==> flow/design.v <==
module Conv(
  clk,
  rst_n,
  image_valid,
  filter_valid,
  in_data,
  out_valid,
  out_data
);
input clk,rst_n,image_valid,filter_valid;
input [2:0] in_data;
output logic [8:0]out_data;
output logic out_valid;
logic [2:0] A,B,C,D,E,F,G,H,I;
logic [2:0] A1,A2,A3,A4,A5,A6,A7,A8,B1,B2,B3,B4,B5,B6,B7,B8,C1,C2,C3,C4,C5,C6,C7,C8,D1,D2,D3,D4,D5,D6,D7,D8,E1,E2,E3,E4,E5,E6,E7,E8,F1,F2,F3,F4,F5,F6,F7,F8,G1,G2,G3,G4,G5,G6,G7,G8,H1,H2,H3,H4,H5,H6,H7,H8;
logic [5:0] cntin;
logic [5:0] cnt_mul;
logic [3:0] cnt_out;
logic [8:0] CO1,CO2,CO3,CO4;
logic [8:0] CON1,CON2,CON3,CON4,CON5,CON6,CON7,CON8,CON9,CON10,CON11,CON12,CON13,CON14,CON15,CON16,CON17,CON18,CON19,CON20,CON21,CON22,CON23,CON24,CON25,CON26,CON27,CON28,CON29,CON30,CON31,CON32,CON33,CON34,CON35,CON36;
logic [2:0] i1,i2,i3,i4,i5,i6,i7,i8,i9;
logic [1:0] c_state, n_state;
logic [8:0] comp1,comp2,sol,temp_con;
parameter GET_dATA= 2'b00,MUL= 2'b01,OUT = 2'b10;
	assign comp1 = (CO1>CO2)? CO1 : CO2;
	assign comp2 = (CO3>CO4)? CO3 : CO4;
	assign sol = (comp1 >comp2)? comp1 : comp2;
always_ff @(posedge clk or negedge rst_n)
begin
	if (!rst_n) 
	begin
		out_data <= 0;
		out_valid <= 0 ;
		c_state <= 2'b00;
		cntin <=0;
		cnt_out<=0;
		cnt_mul<=0;
	end
    else        
	begin
	c_state <= n_state;
		case (c_state)
		  GET_dATA: 
			begin
				out_valid <= 0 ;
				out_data <=0;
				cnt_out<=0;
				if (filter_valid)
				begin
					A<=B;B<=C;C<=D;
					D<=E;E<=F;F<=G;
					G<=H;H<=I;I<=in_data;
				end
				else if (image_valid)
				begin
					cntin<=cntin+1;
					A1<=A2;A2<=A3;A3<=A4;A4<=A5;A5<=A6;A6<=A7;A7<=A8;A8<=B1;
					B1<=B2;B2<=B3;B3<=B4;B4<=B5;B5<=B6;B6<=B7;B7<=B8;B8<=C1;
					C1<=C2;C2<=C3;C3<=C4;C4<=C5;C5<=C6;C6<=C7;C7<=C8;C8<=D1;
					D1<=D2;D2<=D3;D3<=D4;D4<=D5;D5<=D6;D6<=D7;D7<=D8;D8<=E1;
					E1<=E2;E2<=E3;E3<=E4;E4<=E5;E5<=E6;E6<=E7;E7<=E8;E8<=F1;
					F1<=F2;F2<=F3;F3<=F4;F4<=F5;F5<=F6;F6<=F7;F7<=F8;F8<=G1;
					G1<=G2;G2<=G3;G3<=G4;G4<=G5;G5<=G6;G6<=G7;G7<=G8;G8<=H1;
					H1<=H2;H2<=H3;H3<=H4;H4<=H5;H5<=H6;H6<=H7;H7<=H8;H8<=in_data;
				end
			end
		  MUL: 
			begin
				cntin<=0;
				cnt_mul<=cnt_mul+1;
				CON1<=CON2;CON2<=CON3;CON3<=CON4;CON4<=CON5;CON5<=CON6;CON6<=CON7;CON7<=CON8;CON8<=CON9;CON9<=CON10;
				CON10<=CON11;CON11<=CON12;CON12<=CON13;CON13<=CON14;CON14<=CON15;CON15<=CON16;CON16<=CON17;CON17<=CON18;CON18<=CON19;CON19<=CON20;
				CON20<=CON21;CON21<=CON22;CON22<=CON23;CON23<=CON24;CON24<=CON25;CON25<=CON26;CON26<=CON27;CON27<=CON28;CON28<=CON29;CON29<=CON30;
				CON30<=CON31;CON31<=CON32;CON32<=CON33;CON33<=CON34;CON34<=CON35;CON35<=CON36;CON36<=temp_con;
				if (cnt_mul==0)begin
					i1<=A1;
					i2<=A2;i3<=A3;i4<=B1;i5<=B2;i6<=B3;i7<=C1;i8<=C2;i9<=C3;
				end
				else if(cnt_mul==1)begin
					i1<=A2;
					i2<=A3;i3<=A4;i4<=B2;i5<=B3;i6<=B4;i7<=C2;i8<=C3;i9<=C4;			
				end
				else if(cnt_mul==2)begin
					i1<=A3;
					i2<=A4;i3<=A5;i4<=B3;i5<=B4;i6<=B5;i7<=C3;i8<=C4;i9<=C5;				
				end
				else if(cnt_mul==3)begin
					i1<=A4;
					i2<=A5;i3<=A6;i4<=B4;i5<=B5;i6<=B6;i7<=C4;i8<=C5;i9<=C6;		
				end
				else if(cnt_mul==4)begin
					i1<=A5
					;i2<=A6;i3<=A7;i4<=B5;i5<=B6;i6<=B7;i7<=C5;i8<=C6;i9<=C7;					
				end
				else if(cnt_mul==5)begin
					i1<=A6;
					i2<=A7;i3<=A8;i4<=B6;i5<=B7;i6<=B8;i7<=C6;i8<=C7;i9<=C8;				
				end
				else if(cnt_mul==6)begin
					i1<=B1;
					i2<=B2;i3<=B3;i4<=C1;i5<=C2;i6<=C3;i7<=D1;i8<=D2;i9<=D3;
				end
				else if(cnt_mul==7)begin
					i1<=B2;
					i2<=B3;i3<=B4;i4<=C2;i5<=C3;i6<=C4;i7<=D2;i8<=D3;i9<=D4;			
				end
				else if(cnt_mul==8)begin
					i1<=B3;
					i2<=B4;i3<=B5;i4<=C3;i5<=C4;i6<=C5;i7<=D3;i8<=D4;i9<=D5;				
				end
				else if(cnt_mul==9)begin
					i1<=B4;
					i2<=B5;i3<=B6;i4<=C4;i5<=C5;i6<=C6;i7<=D4;i8<=D5;i9<=D6;		
				end
				else if(cnt_mul==10)begin
					i1<=B5;
					i2<=B6;i3<=B7;i4<=C5;i5<=C6;i6<=C7;i7<=D5;i8<=D6;i9<=D7;					
				end
				else if(cnt_mul==11)begin
					i1<=B6;
					i2<=B7;i3<=B8;i4<=C6;i5<=C7;i6<=C8;i7<=D6;i8<=D7;i9<=D8;						
				end
				else if(cnt_mul==12)begin
					i1<=C1;
					i2<=C2;i3<=C3;i4<=D1;i5<=D2;i6<=D3;i7<=E1;i8<=E2;i9<=E3;
				end
				else if(cnt_mul==13)begin
					i1<=C2;
					i2<=C3;i3<=C4;i4<=D2;i5<=D3;i6<=D4;i7<=E2;i8<=E3;i9<=E4;			
				end
				else if(cnt_mul==14)begin
					i1<=C3;
					i2<=C4;i3<=C5;i4<=D3;i5<=D4;i6<=D5;i7<=E3;i8<=E4;i9<=E5;				
				end
				else if(cnt_mul==15)begin
					i1<=C4;
					i2<=C5;i3<=C6;i4<=D4;i5<=D5;i6<=D6;i7<=E4;i8<=E5;i9<=E6;		
				end
				else if(cnt_mul==16)begin
					i1<=C5;
					i2<=C6;i3<=C7;i4<=D5;i5<=D6;i6<=D7;i7<=E5;i8<=E6;i9<=E7;					
				end
				else if(cnt_mul==17)begin
					i1<=C6;
					i2<=C7;i3<=C8;i4<=D6;i5<=D7;i6<=D8;i7<=E6;i8<=E7;i9<=E8;	
				end	
				else if (cnt_mul==18)begin
					i1<=D1;
					i2<=D2;i3<=D3;i4<=E1;i5<=E2;i6<=E3;i7<=F1;i8<=F2;i9<=F3;
				end
				else if(cnt_mul==19)begin
					i1<=D2;
					i2<=D3;i3<=D4;i4<=E2;i5<=E3;i6<=E4;i7<=F2;i8<=F3;i9<=F4;			
				end
				else if(cnt_mul==20)begin
					i1<=D3;
					i2<=D4;i3<=D5;i4<=E3;i5<=E4;i6<=E5;i7<=F3;i8<=F4;i9<=F5;				
				end
				else if(cnt_mul==21)begin
					i1<=D4;
					i2<=D5;i3<=D6;i4<=E4;i5<=E5;i6<=E6;i7<=F4;i8<=F5;i9<=F6;		
				end
				else if(cnt_mul==22)begin
					i1<=D5;
					i2<=D6;i3<=D7;i4<=E5;i5<=E6;i6<=E7;i7<=F5;i8<=F6;i9<=F7;					
				end
				else if(cnt_mul==23)begin
					i1<=D6;
					i2<=D7;i3<=D8;i4<=E6;i5<=E7;i6<=E8;i7<=F6;i8<=F7;i9<=F8;	
				end
				else if(cnt_mul==24)begin
					i1<=E1;
					i2<=E2;i3<=E3;i4<=F1;i5<=F2;i6<=F3;i7<=G1;i8<=G2;i9<=G3;
				end
				else if(cnt_mul==25)begin
					i1<=E2;
					i2<=E3;i3<=E4;i4<=F2;i5<=F3;i6<=F4;i7<=G2;i8<=G3;i9<=G4;			
				end
				else if(cnt_mul==26)begin
					i1<=E3;
					i2<=E4;i3<=E5;i4<=F3;i5<=F4;i6<=F5;i7<=G3;i8<=G4;i9<=G5;				
				end
				else if(cnt_mul==27)begin
					i1<=E4;
					i2<=E5;i3<=E6;i4<=F4;i5<=F5;i6<=F6;i7<=G4;i8<=G5;i9<=G6;		
				end
				else if(cnt_mul==28)begin
					i1<=E5;
					i2<=E6;i3<=E7;i4<=F5;i5<=F6;i6<=F7;i7<=G5;i8<=G6;i9<=G7;					
				end
				else if(cnt_mul==29)begin
					i1<=E6;
					i2<=E7;i3<=E8;i4<=F6;i5<=F7;i6<=F8;i7<=G6;i8<=G7;i9<=G8;	
				end	
				else if(cnt_mul==30)begin
					i1<=F1;
					i2<=F2;i3<=F3;i4<=G1;i5<=G2;i6<=G3;i7<=H1;i8<=H2;i9<=H3;
				end
				else if(cnt_mul==31)begin
					i1<=F2;
					i2<=F3;i3<=F4;i4<=G2;i5<=G3;i6<=G4;i7<=H2;i8<=H3;i9<=H4;			
				end
				else if(cnt_mul==32)begin
					i1<=F3;
					i2<=F4;i3<=F5;i4<=G3;i5<=G4;i6<=G5;i7<=H3;i8<=H4;i9<=H5;				
				end
				else if(cnt_mul==33)begin
					i1<=F4;
					i2<=F5;i3<=F6;i4<=G4;i5<=G5;i6<=G6;i7<=H4;i8<=H5;i9<=H6;		
				end
				else if(cnt_mul==34)begin
					i1<=F5;
					i2<=F6;i3<=F7;i4<=G5;i5<=G6;i6<=G7;i7<=H5;i8<=H6;i9<=H7;					
				end
				else if(cnt_mul==35)begin
					i1<=F6;
					i2<=F7;i3<=F8;i4<=G6;i5<=G7;i6<=G8;i7<=H6;i8<=H7;i9<=H8;	
				end
			end
		  OUT:
			begin
				cnt_mul<=0;
				cnt_out<=cnt_out+1;
				cntin <=0;
				CO1 <= CON1;CON1<=CON3;CON3<=CON5;CON5<=CON13;CON13<=CON15;CON15<=CON17;CON17<=CON25;CON25<=CON27;CON27<=CON29;
				CO2 <= CON2;CON2<=CON4;CON4<=CON6;CON6<=CON14;CON14<=CON16;CON16<=CON18;CON18<=CON26;CON26<=CON28;CON28<=CON30;
				CO3 <= CON7;CON7<=CON9;CON9<=CON11;CON11<=CON19;CON19<=CON21;CON21<=CON23;CON23<=CON31;CON31<=CON33;CON33<=CON35;
				CO4 <= CON8;CON8<=CON10;CON10<=CON12;CON12<=CON20;CON20<=CON22;CON22<=CON24;CON24<=CON32;CON32<=CON34;CON34<=CON36;
				if (cnt_out > 0 && cnt_out < 10)
				begin
					out_data<=sol;
					out_valid <= 1;
				end
			end
		endcase
    end
end	
always_comb      
begin
	n_state ='bx;
	case (c_state)
		GET_dATA: 
		    begin
			if (image_valid||filter_valid) 
				begin
				if(cntin==63) n_state = MUL;
				else n_state = GET_dATA;
				end 
			else 
				begin
				n_state = GET_dATA;
				end
			end
		MUL:
			begin
				if(cnt_mul==36)
				n_state = OUT;	
				else 
				n_state = MUL;
			end
		OUT:
			begin
			if (cnt_out == 9) n_state = GET_dATA;
			else n_state = OUT;
			end
	endcase
	temp_con = A*i1+B*i2+C*i3+D*i4+E*i5+F*i6+G*i7+H*i8+I*i9;
end
endmodule
Ticket comment

From RTL to reports: Conv --
Each step is given for the RTL above and for the edited RTL. Lines under "original" count in the file above, lines under "edited" in the edited file. "difference" is "edited" less "original", of the values as shown; "rel. change" is that difference over "original", in percent. Cell names lack the library's common part. A cell with - has no value.
Design: design top Conv, clock input clk, cell library sky130hd, library corner tt_025C_1v80

Diff --
Unified diff, file above to edited file. A script made this edit. It changes what the design does and was not meant as an optimisation.
begin of diff
@@ -6,10 +6,12 @@
   in_data,
   out_valid,
-  out_data
+  out_data_pad
 );
 input clk,rst_n,image_valid,filter_valid;
 input [2:0] in_data;
-output logic [8:0]out_data;
+output logic [8:0]out_data_pad;
 output logic out_valid;
+logic [8:0] out_data;
+always_ff @(posedge clk) out_data_pad <= out_data;
 logic [2:0] A,B,C,D,E,F,G,H,I;
 logic [2:0] A1,A2,A3,A4,A5,A6,A7,A8,B1,B2,B3,B4,B5,B6,B7,B8,C1,C2,C3,C4,C5,C6,C7,C8,D1,D2,D3,D4,D5,D6,D7,D8,E1,E2,E3,E4,E5,E6,E7,E8,F1,F2,F3,F4,F5,F6,F7,F8,G1,G2,G3,G4,G5,G6,G7,G8,H1,H2,H3,H4,H5,H6,H7,H8;
end of diff

After elaboration --
Counts by Yosys on the flattened word-level netlist (proc, flatten, opt, wreduce; memories kept). Register bits leave out memories and registers merged into their read ports (data or address). Print and check cells are left out.
Bit counts:
- flip-flop bits (word level) | original 634, edited 643, difference +9, rel. change +1.42%
- input port bits | original 7, edited 7, difference 0, rel. change 0.00%
Cells by class:
- $mul | original 9, edited 9, difference 0, rel. change 0.00%
- order comparisons | original 5, edited 5, difference 0, rel. change 0.00%
- bitwise gates (word level) | original 1, edited 1, difference 0, rel. change 0.00%
- eq/ne operators | original 43, edited 43, difference 0, rel. change 0.00%
- reductions and logical operators | original 17, edited 17, difference 0, rel. change 0.00%
- add/subtract/negate cells | original 11, edited 11, difference 0, rel. change 0.00%
- multiplexer cells | original 373, edited 373, difference 0, rel. change 0.00%
Operator list:
- 3-bit two-way mux | original 324, edited 324, difference 0, rel. change 0.00%
- 9-bit parallel mux with 2-bit select | original 33, edited 33, difference 0, rel. change 0.00%
- 6-bit by 5-bit equality test with 1-bit output (second input constant) | original 16, edited 16, difference 0, rel. change 0.00%
- 3-bit by 3-bit multiplier with 6-bit output | original 9, edited 9, difference 0, rel. change 0.00%
- 6-bit by 4-bit equality test with 1-bit output (second input constant) | original 8, edited 8, difference 0, rel. change 0.00%
- 6-bit equality test (second input constant) | original 6, edited 6, difference 0, rel. change 0.00%
- 9-bit by 6-bit adder with 9-bit output | original 5, edited 5, difference 0, rel. change 0.00%
- 6-bit by 3-bit equality test with 1-bit output (second input constant) | original 4, edited 4, difference 0, rel. change 0.00%
- 9-bit two-way mux | original 4, edited 4, difference 0, rel. change 0.00%
- 2-bit AND reduction | original 4, edited 4, difference 0, rel. change 0.00%
- 9-bit greater-than comparator | original 3, edited 3, difference 0, rel. change 0.00%
- 1-bit two-way mux | original 3, edited 3, difference 0, rel. change 0.00%
- 2-bit inequality test (second input constant) | original 3, edited 3, difference 0, rel. change 0.00%
- 3-bit AND reduction | original 3, edited 3, difference 0, rel. change 0.00%
- 2-bit nonzero test | original 3, edited 3, difference 0, rel. change 0.00%
- 6-bit by 1-bit adder with 6-bit output (second input constant) | original 2, edited 2, difference 0, rel. change 0.00%
- 6-bit by 2-bit equality test with 1-bit output (second input constant) | original 2, edited 2, difference 0, rel. change 0.00%
- 2-bit two-way mux | original 2, edited 2, difference 0, rel. change 0.00%
- 6-bit two-way mux | original 2, edited 2, difference 0, rel. change 0.00%
- 6-bit parallel mux with 2-bit select | original 2, edited 2, difference 0, rel. change 0.00%
- 4-bit by 1-bit adder with 4-bit output (second input constant) | original 1, edited 1, difference 0, rel. change 0.00%
- 6-bit by 6-bit adder with 7-bit output | original 1, edited 1, difference 0, rel. change 0.00%
- 7-bit by 6-bit adder with 8-bit output | original 1, edited 1, difference 0, rel. change 0.00%
- 8-bit by 6-bit adder with 9-bit output | original 1, edited 1, difference 0, rel. change 0.00%
- 2-bit by 1-bit equality test with 1-bit output (second input constant) | original 1, edited 1, difference 0, rel. change 0.00%
- 2-bit equality test (second input constant) | original 1, edited 1, difference 0, rel. change 0.00%
- 4-bit equality test (second input constant) | original 1, edited 1, difference 0, rel. change 0.00%
- 6-bit by 1-bit equality test with 1-bit output (second input constant) | original 1, edited 1, difference 0, rel. change 0.00%
The list need not be complete.

Logic depth --
Yosys ltp: most cells in a row. Word level: on the elaborated netlist, between registers, memories and ports. Mapped: between sequential cells and ports; inverters and the memories' decode and read muxes count.
Logic depth:
- depth after elaboration | original 37, edited 37, difference 0, rel. change 0.00%
- ABC_AREA | original 0, edited 0
- mapped depth | original 20, edited 20, difference 0, rel. change 0.00%
- mapped depth without buffers | original 20, edited 20, difference 0, rel. change 0.00%

Netlist --
The flow's flattened synthesis, as Yosys stat reports it; memories are mapped. The netlist is that of the ABC_AREA named above (0 if unset); the other value can give another one.
Cell types:
- nor2_1 | original 156, edited 187, difference +31, rel. change +19.87%
- clkbuf_1 | original 123, edited 152, difference +29, rel. change +23.58%
- o21ai_0 | original 143, edited 162, difference +19, rel. change +13.29%
- buf_2 | original 72, edited 54, difference -18, rel. change -25.00%
- nand3_1 | original 71, edited 53, difference -18, rel. change -25.35%
- mux2i_1 | original 20, edited 37, difference +17, rel. change +85.00%
- buf_4 | original 24, edited 10, difference -14, rel. change -58.33%
- a21oi_1 | original 141, edited 128, difference -13, rel. change -9.22%
- and3_1 | original 29, edited 16, difference -13, rel. change -44.83%
- a22oi_1 | original 41, edited 52, difference +11, rel. change +26.83%
- a211oi_1 | original 31, edited 42, difference +11, rel. change +35.48%
- o2111ai_1 | original 22, edited 11, difference -11, rel. change -50.00%
- a221oi_1 | original 89, edited 98, difference +9, rel. change +10.11%
- or3_1 | original 21, edited 12, difference -9, rel. change -42.86%
- buf_6 | original 14, edited 5, difference -9, rel. change -64.29%
- or2_2 | original 13, edited 4, difference -9, rel. change -69.23%
- buf_1 | original 5, edited 14, difference +9, rel. change +180.00%
- dfxtp_1 | original 0, edited 9, difference +9
The list need not be complete.
Mapped netlist:
- cell count | original 3086, edited 3053, difference -33, rel. change -1.07%
- sequential part of the area (sq um) | original 18924.4, edited 19104.6, difference +180.2, rel. change +0.95%
- flip-flops | original 635, edited 644, difference +9, rel. change +1.42%
- chip area (Yosys) (sq um) | original 36835.3, edited 36401.2, difference -434.1, rel. change -1.18%
- buffer cells | original 239, edited 235, difference -4, rel. change -1.67%

Path before layout --
OpenSTA on the mapped netlist: ideal clock, no wires. The path of least setup slack (recovery checks aside). Input and output delay are each 20% of the period. Register names are those of the netlist, which keeps one name where synthesis merged equal registers.
Timing path after synthesis:
- path type | original input to register, edited input to register
- start point | original in filter_valid, edited in filter_valid
- end point | original reg A1[0], edited reg A1[0]
- period (ns) | original 6.0, edited 6.0, difference 0.0, rel. change 0.00%
- required time (ns) | original 5.253, edited 5.253, difference 0.000, rel. change 0.00%
- path slack (ns) | original -4.070, edited -4.070, difference 0.000
- buffers on the path | original 0, edited 0, difference 0
- path delay (ns) | original 8.870, edited 8.870, difference 0.000, rel. change 0.00%
- launch time at the first pin (ns) | original 1.200, edited 1.200, difference 0.000, rel. change 0.00%
- input delay (ns) | original 1.200, edited 1.200, difference 0.000, rel. change 0.00%
- stages | original 2, edited 2, difference 0, rel. change 0.00%
- library setup time (ns) | original 0.747, edited 0.747, difference 0.000
- arrival time (ns) | original 9.323, edited 9.323, difference 0.000, rel. change 0.00%
- synthesis period reached (ns) | original 10.07, edited 10.07, difference 0.00, rel. change 0.00%
"path delay" is the arrival time less input delay plus setup time. "stages": output pins that drive a net of the path, with the launching flip-flop's if there is one; two outputs of one cell count as two. "synthesis period reached" is the clock period less the worst setup slack; recovery checks do not enter. This is arithmetic on one report: input and output delays are still those of the set period (20% each). The rows between start and end are the longest chain of elaborated cells between them; the timing report does not say that the signal goes this way. Where chains are equally long, one stands for them. Each line given opens the expression or statement behind the cell; cells for indexed reads and writes are added by Yosys, which also makes memories of some case tables.
Between the ends, after synthesis, original: path through nand2b_1 nor2_1, length of the longest elaborated chain 2, elaborated cells between the ends (all ways) 2, source lines of those cells 0, classes of those cells logic (1); reduce/logical (1)
Ends and longest elaborated chain, after synthesis, original:
- start, declared | line 10 | input clk,rst_n,image_valid,filter_valid;
- 1-bit NOT
- 4-bit AND reduction
- end, assigned | line 57 | A1<=A2;A2<=A3;A3<=A4;A4<=A5;A5<=A6;A6<=A7;A7<=A8;A8<=B1;
- end, declared | line 15 | logic [2:0] A1,A2,A3,A4,A5,A6,A7,A8,B1,B2,B3,B4,B5,B6,B7,B8,C1,C2,C3,C4,C5,C6,C7,C8,D1,D2,D3,D4,D5,D6,D7,D8,E1 ...
Between the ends, after synthesis, edited: path through nand2b_1 nor2_1, length of the longest elaborated chain 2, elaborated cells between the ends (all ways) 2, source lines of those cells 0, classes of those cells logic (1); reduce/logical (1)
Ends and longest elaborated chain, after synthesis, edited:
- start, declared | line 10 | input clk,rst_n,image_valid,filter_valid;
- 1-bit NOT
- 4-bit AND reduction
- end, assigned | line 59 | A1<=A2;A2<=A3;A3<=A4;A4<=A5;A5<=A6;A6<=A7;A7<=A8;A8<=B1;
- end, declared | line 17 | logic [2:0] A1,A2,A3,A4,A5,A6,A7,A8,B1,B2,B3,B4,B5,B6,B7,B8,C1,C2,C3,C4,C5,C6,C7,C8,D1,D2,D3,D4,D5,D6,D7,D8,E1 ...

Worst path after layout --
From the final timing report of the runs of pair A: the path of least setup slack in the routed layout; clock arrival at registers is part of the times.
Timing path after layout:
- path type | original register to register, edited register to register
- start point | original reg D[2], edited reg D[1]
- end point | original reg CON36[8], edited reg CON36[8]
- launch time at the first pin (ns) | original 0.65, edited 0.63, difference -0.02, rel. change -3.08%
- arrival time (ns) | original 5.99, edited 5.94, difference -0.05, rel. change -0.83%
- buffers on the path | original 0, edited 0, difference 0
- path slack (ns) | original 0.42, edited 0.44, difference +0.02
- library setup time (ns) | original 0.25, edited 0.25, difference 0.00
- period (ns) | original 6.0, edited 6.0, difference 0.0, rel. change 0.00%
- stages | original 19, edited 19, difference 0, rel. change 0.00%
- required time (ns) | original 6.41, edited 6.38, difference -0.03, rel. change -0.47%
The rows between start and end are the longest chain of elaborated cells between them; the timing report does not say that the signal goes this way. Where chains are equally long, one stands for them.
Between the ends, after layout, original: path through edfxtp_1 nand2_1 fa_1 fa_1 inv_1 fa_1 inv_1 fa_1 fa_1 fa_1 inv_1 ha_1 ha_1 fa_1 a21o_1 a21oi_1 o21bai_1 a21oi_1 xor2_1, length of the longest elaborated chain 7, elaborated cells between the ends (all ways) 7, source lines of those cells 1, classes of those cells add/sub (6); mul (1)
Ends and longest elaborated chain, after layout, original:
- start, declared | line 14 | logic [2:0] A,B,C,D,E,F,G,H,I;
- start, assigned | line 51 | D<=E;E<=F;F<=G;
- 3-bit by 3-bit multiplier with 6-bit output | line 267 | temp_con = A*i1+B*i2+C*i3+D*i4+E*i5+F*i6+G*i7+H*i8+I*i9;
- 8-bit by 6-bit adder with 9-bit output | line 267
- 9-bit by 6-bit adder with 9-bit output (5 in a row) | line 267
- end, assigned | line 74 | CON30<=CON31;CON31<=CON32;CON32<=CON33;CON33<=CON34;CON34<=CON35;CON35<=CON36;CON36<=temp_con;
- end, declared | line 20 | logic [8:0] CON1,CON2,CON3,CON4,CON5,CON6,CON7,CON8,CON9,CON10,CON11,CON12,CON13,CON14,CON15,CON16,CON17,CON18 ...
Between the ends, after layout, edited: path through edfxtp_1 nand2_1 fa_1 fa_1 inv_1 fa_1 inv_1 fa_1 fa_1 fa_1 inv_1 ha_1 ha_1 fa_1 a21o_1 a21oi_1 o21bai_1 a21oi_1 xor2_1, length of the longest elaborated chain 7, elaborated cells between the ends (all ways) 7, source lines of those cells 1, classes of those cells add/sub (6); mul (1)
Ends and longest elaborated chain, after layout, edited:
- start, declared | line 16 | logic [2:0] A,B,C,D,E,F,G,H,I;
- start, assigned | line 53 | D<=E;E<=F;F<=G;
- 3-bit by 3-bit multiplier with 6-bit output | line 269 | temp_con = A*i1+B*i2+C*i3+D*i4+E*i5+F*i6+G*i7+H*i8+I*i9;
- 8-bit by 6-bit adder with 9-bit output | line 269
- 9-bit by 6-bit adder with 9-bit output (5 in a row) | line 269
- end, assigned | line 76 | CON30<=CON31;CON31<=CON32;CON32<=CON33;CON33<=CON34;CON34<=CON35;CON35<=CON36;CON36<=temp_con;
- end, declared | line 22 | logic [8:0] CON1,CON2,CON3,CON4,CON5,CON6,CON7,CON8,CON9,CON10,CON11,CON12,CON13,CON14,CON15,CON16,CON17,CON18 ...

Flow runs --
Runs of the flow (Yosys, OpenROAD) on both versions; the two runs of a pair have the same settings. The constraints put input and output delay at 20% of the set period each and load the outputs with 0.01 pF.
Flow settings, pair A: CORE_UTILIZATION 40, period_ns 6.0, CAP_MARGIN 20, CORE_MARGIN 2, SLEW_MARGIN 20
Results, pair A:
- total die area (sq um) | original 94531.7, edited 93431.1, difference -1100.6, rel. change -1.16%
- chip area after synthesis (Yosys) (sq um) | original 36835.3, edited 36401.2, difference -434.1, rel. change -1.18%
- std-cell area (final layout) (sq um) | original 40866.7, edited 40551.4, difference -315.3, rel. change -0.77%
- worst hold slack in the final report (ns) | original 0.418, edited 0.372, difference -0.046
- period reached (ns) | original 5.580, edited 5.559, difference -0.021, rel. change -0.38%
- total negative slack on setup checks (ns) | original 0.000, edited 0.000, difference 0.000
- setup slack of the worst path (ns) | original 0.420, edited 0.441, difference +0.021
Flow settings, pair B: ABC_AREA 1, CORE_UTILIZATION 35, CTS_CLUSTER_SIZE 16, MAX_ROUTING_LAYER met5, PLACE_DENSITY_LB_ADDON 0.02, SETUP_SLACK_MARGIN 1.2, period_ns 7.28, CAP_MARGIN 20, CORE_MARGIN 2, SLEW_MARGIN 20
Results, pair B:
- total die area (sq um) | original 107348.0, edited 108593.0, difference +1245.0, rel. change +1.16%
- chip area after synthesis (Yosys) (sq um) | original 36660.2, edited 37090.6, difference +430.4, rel. change +1.17%
- std-cell area (final layout) (sq um) | original 40621.5, edited 40973.0, difference +351.5, rel. change +0.87%
- worst hold slack in the final report (ns) | original 0.419, edited 0.368, difference -0.051
- period reached (ns) | original 5.485, edited 5.470, difference -0.015, rel. change -0.27%
- total negative slack on setup checks (ns) | original 0.000, edited 0.000, difference 0.000
- setup slack of the worst path (ns) | original 1.795, edited 1.810, difference +0.015
"period reached" means the clock period less the worst setup slack. The figure is calculated, with input and output delays left at 20% of the set period.
